==> flow/design.v <==
`timescale 1ns / 1ps
module frequency_divider
    # ( parameter
        freq = 1000
    )
    (
        input  wire clk100MHz,  
        input  wire rst,        
        output reg  clk_div,    
        output wire tick        
    );
    localparam LOOP_COUNTER_AT = 100_000_000 / freq / 2 ;
    reg [clog2(LOOP_COUNTER_AT)-1:0] count;
    always @( posedge(clk100MHz) )
    begin
        if(rst)
        begin : counter_reset
            count   <= 0;
            clk_div <= 1'b0;
        end
        else
        begin : counter_operate
            if (count == (LOOP_COUNTER_AT - 1))
            begin : counter_loop
                count   <= 0;
                clk_div <= ~clk_div;
            end
            else
            begin : counter_increment
                count   <= count + 1;
                clk_div <= clk_div;
            end
        end
    end
    assign tick = (count == (LOOP_COUNTER_AT - 1)) && !clk_div;
    function integer clog2(input integer number);
        begin
            clog2 = 0;
            while (number)
            begin
                clog2  = clog2 + 1;
                number = number >> 1;
            end
        end
    endfunction
endmodule
`timescale 1ns / 1ps
module clock_managment_unit(
    input wire clk,
    input wire rst,
    output wire clk_100MHz,
    output wire clk_40MHz,
    output wire clk_1KHz,
    output wire tick_40MHz,   
    output wire tick_1KHz     
    );
    frequency_divider 
    #(
        .freq(1000000)   
    )    
    my_1K_divider(
        .clk100MHz(clk),
        .rst(rst),
        .clk_div(clk_1KHz),
        .tick(tick_1KHz)
    );
    frequency_divider 
    #(
        .freq(40000000)
    )    
    my_40M_divider(
        .clk100MHz(clk),
        .rst(rst),
        .clk_div(clk_40MHz),
        .tick(tick_40MHz)
    );
     assign clk_100MHz =clk;
endmodule
`timescale 1ns / 1ps
module sensor_handler(
    input wire clk,
    input wire rst,
    input wire [3:0] sensors,
    output reg [10:0] position
    );
reg [10:0] position_nxt;
always @(posedge clk) begin
    if(rst)
        position <= 0;
    else 
        position <= position_nxt;
end
always @(*) begin
    case(sensors)
    4'b1001:    position_nxt = 500;
    4'b0111:    position_nxt = 1000;
    4'b0011:    position_nxt = 750;
    4'b1110:    position_nxt = 1;
    4'b1100:    position_nxt = 250;
    4'b1011:    position_nxt = 625;
    4'b1101:    position_nxt = 375;
    4'b0001:    position_nxt = 666;
    4'b1000:    position_nxt = 333;
    default:    position_nxt = 1023;    
endcase
end
endmodule
`timescale 1ns / 1ps
module pid(
    input wire clk,
    input wire en,   
    input wire rst,
    input wire [10:0] position,
    input wire kp_sw, ki_sw, kd_sw,  
    output reg [10:0] pid_output
    );
reg signed [10:0] error, error_nxt, error_sum, error_sum_nxt, error_dif, error_dif_nxt, error_prev;
reg signed [12:0] p, p_nxt, i, i_nxt, d, d_nxt;
reg signed [10:0] output_loaded_nxt, output_buf, output_buf_nxt;
localparam  
    K_P      = 1,
    K_P_DEN  = 2,
    K_I      = 5,
    K_I_DEN  = 100,
    K_D      = 1,
    K_D_DEN  = 200,
    TIME_DIV = 100;
always @(posedge clk) begin
    if(rst) begin
        error         <= 0;
        error_sum     <= 0;
        error_dif     <= 0;
        error_prev    <= 0;
        p             <= 0;
        i             <= 0;
        d             <= 0;
        output_buf    <= 0;
        pid_output    <= 0;
    end
    else if(en) begin 
        error         <= error_nxt;
        error_sum     <= error_sum_nxt;
        error_dif     <= error_dif_nxt;
        error_prev    <= error;
        p             <= p_nxt;
        i             <= i_nxt;
        d             <= d_nxt;
        output_buf    <= output_buf_nxt;
        pid_output    <= output_loaded_nxt;
    end
end
always @(*) begin
    error_nxt = 500 - position;
    error_sum_nxt = (error == 0) ? 0 : (error_sum + error);
    error_dif_nxt = error - error_prev;
    p_nxt = kp_sw ? (K_P * error)/K_P_DEN : 0;
    i_nxt = ki_sw ? (K_I * error_sum)/(TIME_DIV * K_I_DEN) : 0;
    d_nxt = kd_sw ? (K_D * error_dif * TIME_DIV)/K_D_DEN : 0;
    output_buf_nxt = p + i + d + 500;
    if(output_buf < 0) output_loaded_nxt = 0;
    else if(output_buf > 1000) output_loaded_nxt = 0;
    else output_loaded_nxt = output_buf;
end
endmodule
`timescale 1ns / 1ps
module servo_handler(
    input  wire clk,
    input  wire en,   
    input  wire rst,
    input  wire [10:0] pid_output,
    output reg  [7:0] servo_l,
    output reg  [7:0] servo_r
    );
reg [7:0] servo_l_nxt;
reg [7:0] servo_r_nxt;
reg [3:0] state,state_nxt;
reg [20:0] counter,counter_nxt;
reg [10:0] pid_buf;
localparam        
    idle              = 3'b000,
    turn_left         = 3'b001,
    turn_right        = 3'b010,
    stop              = 3'b111,
    servo_l_on        = 8'd157,
    servo_r_on        = 8'd137,
    servo_off         = 1'd0;
always @(posedge clk) begin
    if(rst) begin
        servo_l <=0;
        servo_r <=0;
        state   <=0;
        counter <=0;
        pid_buf <=0;
    end
    else if(en) begin
        servo_l <= servo_l_nxt;
        servo_r <= servo_r_nxt;
        state   <= state_nxt;
        counter <= counter_nxt;
        pid_buf <= pid_output;
    end
end
always @(*) begin
    servo_l_nxt = 0;
    servo_r_nxt = 0;
    counter_nxt = 0;
    case (state)
        idle: begin 
            counter_nxt=0;          
            if(pid_buf == 239) begin
                state_nxt =stop;
            end
            else if(pid_buf > 500) begin
                state_nxt=turn_left;
            end  
            else if(pid_buf < 500) begin
                state_nxt=turn_right;
            end
            else begin
                state_nxt=idle;
                servo_l_nxt = servo_l_on;
                servo_r_nxt = servo_r_on; 
            end    
        end      
        turn_right: begin
            counter_nxt=counter+1;
            servo_l_nxt = servo_l_on;
            servo_r_nxt =servo_off;
            if(counter >= pid_buf)
                state_nxt=idle;
            else
                state_nxt=turn_right;
        end
        turn_left: begin
            counter_nxt=counter+1;
            servo_l_nxt = servo_off;
            servo_r_nxt =servo_r_on;
            if(pid_buf < 500 || counter >= pid_buf - 500)
                state_nxt=idle;
            else
                state_nxt=turn_left;
        end
        stop: begin
            servo_l_nxt = servo_off;
            servo_r_nxt =servo_off;
            if(pid_buf == 239)
                state_nxt =stop;
            else 
                state_nxt=idle;
        end     
        default: state_nxt=idle;        
    endcase    
end
endmodule
`timescale 1ns / 1ps
module servo_to_PWM(
   input wire clk,
   input wire rst,
   input wire [7:0] servo_L,
   input wire [7:0] servo_R,
   output reg PWM_L,
   output reg PWM_R
   );
reg PWM_L_nxt;
reg PWM_R_nxt;
reg [19:0] counter,counter_nxt;
reg [20:0] servo_l_mul,servo_r_mul;
reg [7:0] servo_L_buf, servo_R_buf;
always@ (posedge clk) begin
   if(rst) begin
      counter <=0;
      PWM_L   <=0;
      PWM_R   <=0;
   end
   else begin
      counter <=counter_nxt;
      PWM_L   <=PWM_L_nxt;
      PWM_R   <=PWM_R_nxt;
   end
end 
always @* begin
   servo_l_mul =servo_L *1000;
   servo_r_mul =servo_R *1000;
   counter_nxt = counter+1;
   if(counter > 1000000) begin
      counter_nxt=0;
   end
   if(counter > servo_l_mul) begin
      PWM_L_nxt=0;
   end
   else begin
      PWM_L_nxt =1;
   end
   if(counter >servo_r_mul) begin
      PWM_R_nxt=0;
   end
   else begin
      PWM_R_nxt =1;
   end
end 
endmodule
`timescale 1ns / 1ps
module main(
    input wire clk,
    input wire rst,
    input wire [3:0] sensor,
    input wire [2:0] sw,
    output wire [1:0] servo
    );
wire [7:0] Servo_R;
wire [7:0] Servo_L;
wire clk_40MHz;
wire clk_1KHz;
wire clk_100MHz;
wire tick_40MHz;
wire tick_1KHz;
wire [10:0] pid_output, position;
servo_handler my_servo (
    .clk(clk_100MHz),
    .en(tick_1KHz),
    .rst(rst),
    .servo_l(Servo_L),
    .servo_r(Servo_R),
    .pid_output(pid_output)
);       
servo_to_PWM my_PWM(
    .clk(clk_100MHz),
    .rst(rst),
    .servo_L(Servo_L),
    .servo_R(Servo_R),
    .PWM_L(servo[0]),
    .PWM_R(servo[1])
);
clock_managment_unit my_clk(
.clk(clk),
.rst(rst),
.clk_100MHz(clk_100MHz),
.clk_40MHz(clk_40MHz),
.clk_1KHz(clk_1KHz),
.tick_40MHz(tick_40MHz),
.tick_1KHz(tick_1KHz)
);
pid my_pid(
    .kp_sw(sw[0]),
    .ki_sw(sw[1]),
    .kd_sw(sw[2]),
    .clk(clk_100MHz),
    .en(tick_40MHz),
    .rst(rst),
    .position(position),
    .pid_output(pid_output)
);
sensor_handler my_sensors(
    .clk(clk_100MHz),
    .rst(rst),
    .sensors(sensor),
    .position(position)
);
endmodule
# --- Step by step through the tools: main ---
# The steps from the RTL of main to its reports follow in flow order.
# Line numbers count from 1 in the design file above.
# Operators carry their Yosys type and port widths (W data, S select, Z words).
# Cell names lack the library's common part.
inputs:
  top_module: "main"
  clock_port: "clk"
  lib: "sky130hd"
  lib_corner: "tt_025C_1v80"

# --- Elaborated design ---
# Source: Yosys, flattened and elaborated, memories not mapped. Widths are those after wreduce. Registers that Yosys merges into a memory's read port (data or address) are not register bits. Print and check cells do not count. Equal cells are merged and count once.
# Memory sizes are those after Yosys's memory passes, which may raise the word count (mostly to a power of two), join words into wider ones and drop unused or constant bits.
bits:
  ff_bits: 193
  clocked_rd_ports_x_width: 10
  wordCells: 94
  n_memories: 1
  romBits: 160
  in_bits: 9
  out_inout_bits: 2
op_classes:
  muxes: 24
  n_logic: 4
  multipliers: 4
  eq_ne: 5
  n_addsub: 12
  cmp: 9
  n_reduce_logical: 11
  n_div: 2
memory_table:
  columns: ["name", "size", "word_bits", "rd", "write_ports", "line", "rtl"]
  rows:
  - ["(no name shown)", 16, 10, 1, 0, 94, "case(sensors)"]
ops:
  columns: ["cell", "count"]
  rows:
  - ["$div A32 B15 Y32 const B", 1]
  - ["$div A32 B9 Y32 const B", 1]
  - ["$mul A8 B7 Y15 const B", 2]
  - ["$mul A11 B6 Y17 const B", 1]
  - ["$mux W11", 6]
  - ["$mul A4 B11 Y15 const A", 1]
  - ["$mux W8", 6]
  - ["$gt A20 B21 Y1", 2]
  - ["$add A11 B11 Y11", 3]
  - ["$ge A21 B32 Y1", 1]
  - ["$pmux W8 S2", 2]
  - ["$add A21 B1 Y21 const B", 1]
  - ["$ge A21 B11 Y1", 1]
  - ["$mux W21", 1]
  - ["$add A20 B1 Y20 const B", 1]
  - ["$gt A20 B20 Y1 const B", 1]
  - ["$pmux W4 S4", 1]
  - ["$sub A11 B9 Y12 const B", 1]
  - ["$add A11 B1 Y11", 1]
  - ["$lt A11 B1 Y1 const B", 1]
  - ["$add A11 B10 Y11 const B", 1]
  - ["$sub A11 B11 Y11", 1]
  - ["$gt A11 B11 Y1 const B", 1]
  - ["$eq A11 B8 Y1 const B", 1]
  - ["$gt A11 B9 Y1 const B", 1]
  - ["$lt A11 B9 Y1 const B", 1]
  - ["$logic_not A11 Y1", 1]
  - ["$sub A9 B11 Y11 const A", 1]
# Not listed: further kinds 17, cells in them 28.

# --- Depth ---
# Depth = most cells in a row (Yosys ltp): at word level without a register or memory, in the mapped netlist without a sequential cell, where the memories' decode and read muxes count.
logic_depth:
  ltp_word: 5
  abc_area: 0
  mapped_depth: 54
  ltp_nobuf: 46

# --- Netlist ---
# The flow's flattened synthesis, as Yosys stat reports it; memories are mapped. The netlist is that of the ABC_AREA named above (0 if unset); the other value can give another one.
by_type:
  columns: ["cell_type", "count", "area_total_um2"]
  rows:
  - ["dfxtp_1", 176, 3.52E+03]
  - ["ha_1", 157, 1.96E+03]
  - ["xnor2_1", 103, 902.115]
  - ["a21oi_1", 170, 850.816]
  - ["nand2_1", 212, 795.763]
  - ["nor2_1", 208, 780.749]
  - ["xor2_1", 65, 569.296]
  - ["fa_1", 23, 460.442]
  - ["inv_1", 104, 390.374]
  - ["nand3_1", 68, 340.326]
  - ["o21ai_0", 68, 340.326]
  - ["a22oi_1", 43, 322.81]
  - ["nor3_1", 54, 270.259]
  - ["a21o_1", 35, 262.752]
  - ["clkbuf_1", 60, 225.216]
  - ["a211oi_1", 29, 217.709]
  - ["mux2i_1", 21, 210.202]
  - ["o211ai_1", 21, 157.651]
# Other cell types: 104; their cells: 484.
mapped:
  yosys_area_mm2: 0.0165596
  seqArea_mm2: 0.0035234
  buffers: 79
  stdcells: 2101
  ffs: 176
# By module: a second synthesis without flattening, with its own total; a netlist apart from the flattened one above.
unflattened:
  cells_unflattened: 2472
  hier_area_mm2: 0.0199854
# Each row is one instance without its submodules.
modules:
  columns: ["module", "n_cells", "mod_area_mm2", "n_inst", "seq_area_mm2"]
  rows:
  - ["pid", 1577, 0.0121091, 1, 0.0019619]
  - ["servo_to_PWM", 488, 0.0043679, 1, 0.0004404]
  - ["servo_handler", 312, 0.002625, 1, 0.0007607]
  - ["sensor_handler", 57, 0.0005218, 1, 0.0002002]
  - ["frequency_divider #(freq=1000000)", 31, 0.000294, 1, 0.0001401]
  - ["frequency_divider #(freq=40000000)", 6, 0.0000601, 1, 0.00004]
  - ["clock_managment_unit", 1, 0.0000075, 1, 0]
  - ["main", 0, 0, 1, 0]

# --- Timing after synthesis ---
# Source: OpenSTA report_checks on the synthesized netlist (no wires, ideal clock, input and output delay 20% of the period each), path of least setup slack; recovery checks are left aside. Register names are those of the netlist, which keeps one name where synthesis merged equal registers.
synth_path:
  kind: "flip-flop to flip-flop"
  startpoint: "reg my_pid.error_dif[2]"
  endpoint: "reg my_pid.d[10]"
  t_required_ps: 13872
  setup_ps: 128
  arrival_time_ps: 11897
  delay_ps: 12025
  clock_period_ps: 14000
  path_buffers: 3
  slack_ps: 1975
  t_first_pin_ps: 0
  stages: 50
  period_less_setup_slack_ps: 12025
# "delay_ps" is the arrival time less input delay plus setup time.
# "stages" counts driving pins, that of a launching flip-flop among them; a cell with two outputs on the path counts twice.
# "period_less_setup_slack_ps" = period - worst setup slack (recovery checks aside). The figure is calculated, with input and output delays left at 20% of the set period.
# The rows between start and end are the longest chain of elaborated cells between them; the timing report does not say that the signal goes this way. Where chains are equally long, one stands for them.
# A line is the first line of the expression or statement that the cell stems from. Yosys adds cells for indexed reads and writes and turns some case tables into memories.
synth_between:
  path_cell_list: "dfxtp_1 > inv_1 > ha_1 > fa_1 > ha_1 > ha_1 > fa_1 > or4_4 > nor3_2 > o21a_2 > or4b_1 > o31ai_2 > a22oi_2 > o21ai_1 > a32oi_2 > o31a_2 > o211a_1 > a211o_1 > [... 14 more ...] > a21oi_2 > mux2_2 > o31ai_2 > o211a_1 > nand4b_1 > a31oi_4 > o21ai_2 > mux2_4 > a21oi_1 > nor2_1 > or2_2 > a21oi_1 > nor2_1 > ha_1 > a41oi_1 > xnor2_1 > a22oi_1 > nor2_1"
  elab_chain_len: 3
  cone_cells: 3
  cone_lines: 1
  cone_classes: "mul (1); div (1); mux (1)"
synth_rtl:
  columns: ["element", "line", "rtl"]
  rows:
  - ["from (decl)", 117, "reg signed [10:0] error, error_nxt, error_sum, error_sum_nxt, error_dif, error_dif_nxt, error_prev;"]
  - ["from (assign)", 132, "error_dif     <= 0;"]
  - ["from (assign)", 143, "error_dif     <= error_dif_nxt;"]
  - ["$mul A11 B6 Y17", 158, "d_nxt = kd_sw ? (K_D * error_dif * TIME_DIV)/K_D_DEN : 0;"]
  - ["$div A32 B9 Y32", 158, null]
  - ["$mux W11", 158, null]
  - ["to (assign)", 136, "d             <= 0;"]
  - ["to (assign)", 147, "d             <= d_nxt;"]
  - ["to (decl)", 118, "reg signed [12:0] p, p_nxt, i, i_nxt, d, d_nxt;"]

# --- Worst path after layout ---
# Path of least setup slack in the final report of entry A (OpenROAD, finished layout, wires in). Where an end is a register, its clock arrival counts in the times.
# The report prints the path's times to 10 ps; the period is as set.
layout_path:
  kind: "flip-flop to flip-flop"
  startpoint: "reg my_pid.error_dif[2]"
  endpoint: "reg my_pid.d[10]"
  slack_ps: 730
  t_first_pin_ps: 450
  arrival_time_ps: 13600
  path_buffers: 4
  setup_ps: 130
  t_required_ps: 14320
  stages: 51
  clock_period_ps: 14000
# The rows between start and end are the longest chain of elaborated cells between them; the timing report does not say that the signal goes this way. Where chains are equally long, one stands for them.
layout_between:
  path_cell_list: "dfxtp_2 > inv_1 > ha_1 > fa_1 > ha_1 > ha_1 > fa_1 > or4_4 > nor3_2 > o21a_2 > or4b_1 > o31ai_2 > a22oi_2 > buf_4 > o41ai_2 > o21ba_2 > and2_1 > a221oi_4 > [... 15 more ...] > a21oi_2 > o31ai_2 > o211a_1 > buf_4 > or3_4 > a41oi_2 > o2111ai_1 > o211a_1 > a21oi_1 > nor2_1 > or2_2 > a21oi_1 > nor2_1 > ha_1 > a41oi_1 > xnor2_1 > a22oi_1 > nor2_1"
  elab_chain_len: 3
  cone_cells: 3
  cone_lines: 1
  cone_classes: "mul (1); div (1); mux (1)"
layout_rtl:
  columns: ["element", "line", "rtl"]
  rows:
  - ["from (decl)", 117, "reg signed [10:0] error, error_nxt, error_sum, error_sum_nxt, error_dif, error_dif_nxt, error_prev;"]
  - ["from (assign)", 132, "error_dif     <= 0;"]
  - ["from (assign)", 143, "error_dif     <= error_dif_nxt;"]
  - ["$mul A11 B6 Y17", 158, "d_nxt = kd_sw ? (K_D * error_dif * TIME_DIV)/K_D_DEN : 0;"]
  - ["$div A32 B9 Y32", 158, null]
  - ["$mux W11", 158, null]
  - ["to (assign)", 136, "d             <= 0;"]
  - ["to (assign)", 147, "d             <= d_nxt;"]
  - ["to (decl)", 118, "reg signed [12:0] p, p_nxt, i, i_nxt, d, d_nxt;"]

Add stored flow runs of main

Measured results for main: 4 stored runs of the Yosys and OpenROAD flow on sky130hd. The settings differ; the order carries no meaning. The constraints put input and output delay at 20% of the set period each and load the outputs with 0.01 pF.
"worst_path_allowed_less_slack_ps" means the part of the period allowed to the worst setup path (the constraints hold back 20% at inputs and 20% at outputs) less its slack; where the path has registers, the arrival times of their clocks count too.
"worst_path_allowed_less_slack_ps" is known to 10 ps.

--- entry A ---
==> flow/run.sh <==
#!/bin/bash
# the make line also repeats the synthesis and layout settings of config.mk as NAME=value (left out here)
make -C /OpenROAD-flow-scripts/flow DESIGN_CONFIG=/design/flow/config.mk WORK_HOME=/design/flow/orfs CLKGATE_MAP_FILE= finish
==> flow/config.mk <==
export PLATFORM = sky130hd
export DESIGN_NAME = main
export DESIGN_NICKNAME = main
export VERILOG_FILES = /design/flow/design.v
export SDC_FILE = /design/flow/constraint.sdc
export NUM_CORES = 4
export LEC_CHECK = 0
export CAP_MARGIN = 20
export CELL_PAD_IN_SITES_DETAIL_PLACEMENT = 1
export CELL_PAD_IN_SITES_GLOBAL_PLACEMENT = 2
export CORE_ASPECT_RATIO = 1.92
export CORE_MARGIN = 2
export CORE_UTILIZATION = 40
export MAX_ROUTING_LAYER = met4
export MIN_ROUTING_LAYER = met1
export PLACE_DENSITY_LB_ADDON = 0.13
export SLEW_MARGIN = 20
export TNS_END_PERCENT = 100
==> flow/constraint.sdc <==
create_clock -name core_clock -period 14.0 [get_ports {clk}]
set_input_delay 2.8000 -clock core_clock [delete_from_list [all_inputs] [get_ports {clk}]]
set_output_delay 2.8000 -clock core_clock [all_outputs]
set_load 0.01 [all_outputs]

==> results, as YAML <==
results:
  worst_setup_slack_ps: 726
  worst_path_allowed_less_slack_ps: 13270
  worst_path_kind: "flip-flop to flip-flop"
  yosys.chip_area_mm2: 0.0165596
  layout_utilization_pct: 45.6
  timing.setup.tns_ps: 0
  final_stdcell_area_mm2: 0.0186892
  die_area_mm2: 0.0431304

--- entry B ---
==> flow/run.sh <==
#!/bin/bash
# the make line also repeats the synthesis and layout settings of config.mk as NAME=value (left out here)
make -C /OpenROAD-flow-scripts/flow DESIGN_CONFIG=/design/flow/config.mk WORK_HOME=/design/flow/orfs CLKGATE_MAP_FILE= finish
==> flow/config.mk <==
export PLATFORM = sky130hd
export DESIGN_NAME = main
export DESIGN_NICKNAME = main
export VERILOG_FILES = /design/flow/design.v
export SDC_FILE = /design/flow/constraint.sdc
export NUM_CORES = 4
export LEC_CHECK = 0
export CAP_MARGIN = 20
export CORE_MARGIN = 2
export CORE_UTILIZATION = 40
export SLEW_MARGIN = 20
==> flow/constraint.sdc <==
create_clock -name core_clock -period 13.5 [get_ports {clk}]
set_input_delay 2.7000 -clock core_clock [delete_from_list [all_inputs] [get_ports {clk}]]
set_output_delay 2.7000 -clock core_clock [all_outputs]
set_load 0.01 [all_outputs]

==> results, as YAML <==
results:
  worst_setup_slack_ps: 800
  worst_path_allowed_less_slack_ps: 12700
  worst_path_kind: "flip-flop to flip-flop"
  yosys.chip_area_mm2: 0.0165596
  layout_utilization_pct: 45.5
  timing.setup.tns_ps: 0
  final_stdcell_area_mm2: 0.0185878
  die_area_mm2: 0.0430417

--- entry C ---
==> flow/run.sh <==
#!/bin/bash
# the make line also repeats the synthesis and layout settings of config.mk as NAME=value (left out here)
make -C /OpenROAD-flow-scripts/flow DESIGN_CONFIG=/design/flow/config.mk WORK_HOME=/design/flow/orfs CLKGATE_MAP_FILE= finish
==> flow/config.mk <==
export PLATFORM = sky130hd
export DESIGN_NAME = main
export DESIGN_NICKNAME = main
export VERILOG_FILES = /design/flow/design.v
export SDC_FILE = /design/flow/constraint.sdc
export NUM_CORES = 4
export LEC_CHECK = 0
export CAP_MARGIN = 0
export CELL_PAD_IN_SITES_GLOBAL_PLACEMENT = 1
export CORE_MARGIN = 2
export CORE_UTILIZATION = 57
export CTS_CLUSTER_DIAMETER = 321
export MAX_ROUTING_LAYER = met4
export PLACE_DENSITY_LB_ADDON = 0.08
export SETUP_SLACK_MARGIN = 5.0
export SLEW_MARGIN = 20
==> flow/constraint.sdc <==
create_clock -name core_clock -period 23.2 [get_ports {clk}]
set_input_delay 4.6400 -clock core_clock [delete_from_list [all_inputs] [get_ports {clk}]]
set_output_delay 4.6400 -clock core_clock [all_outputs]
set_load 0.01 [all_outputs]

==> results, as YAML <==
results:
  worst_setup_slack_ps: 8112
  worst_path_allowed_less_slack_ps: 15090
  worst_path_kind: "flip-flop to flip-flop"
  yosys.chip_area_mm2: 0.0165596
  layout_utilization_pct: 61.3
  timing.setup.tns_ps: 0
  final_stdcell_area_mm2: 0.0175393
  die_area_mm2: 0.0304311

--- entry D ---
==> flow/run.sh <==
#!/bin/bash
# the make line also repeats the synthesis and layout settings of config.mk as NAME=value (left out here)
make -C /OpenROAD-flow-scripts/flow DESIGN_CONFIG=/design/flow/config.mk WORK_HOME=/design/flow/orfs CLKGATE_MAP_FILE= finish
==> flow/config.mk <==
export PLATFORM = sky130hd
export DESIGN_NAME = main
export DESIGN_NICKNAME = main
export VERILOG_FILES = /design/flow/design.v
export SDC_FILE = /design/flow/constraint.sdc
export NUM_CORES = 4
export LEC_CHECK = 0
export CAP_MARGIN = 35
export CORE_ASPECT_RATIO = 0.8
export CORE_MARGIN = 2
export CORE_UTILIZATION = 18
export CTS_CLUSTER_DIAMETER = 169
export GPL_TIMING_DRIVEN = 0
export HOLD_SLACK_MARGIN = -0.0
export MAX_ROUTING_LAYER = met4
export PLACE_DENSITY_LB_ADDON = 0.27
export SETUP_SLACK_MARGIN = 3.12
export SLEW_MARGIN = 20
export TNS_END_PERCENT = 55
==> flow/constraint.sdc <==
create_clock -name core_clock -period 10.7 [get_ports {clk}]
set_input_delay 2.1400 -clock core_clock [delete_from_list [all_inputs] [get_ports {clk}]]
set_output_delay 2.1400 -clock core_clock [all_outputs]
set_load 0.01 [all_outputs]

==> results, as YAML <==
results:
  worst_setup_slack_ps: -1613
  worst_path_allowed_less_slack_ps: 12310
  worst_path_kind: "flip-flop to flip-flop"
  yosys.chip_area_mm2: 0.0165596
  layout_utilization_pct: 23.5
  timing.setup.tns_ps: -16781
  final_stdcell_area_mm2: 0.0214356
  die_area_mm2: 0.0944548
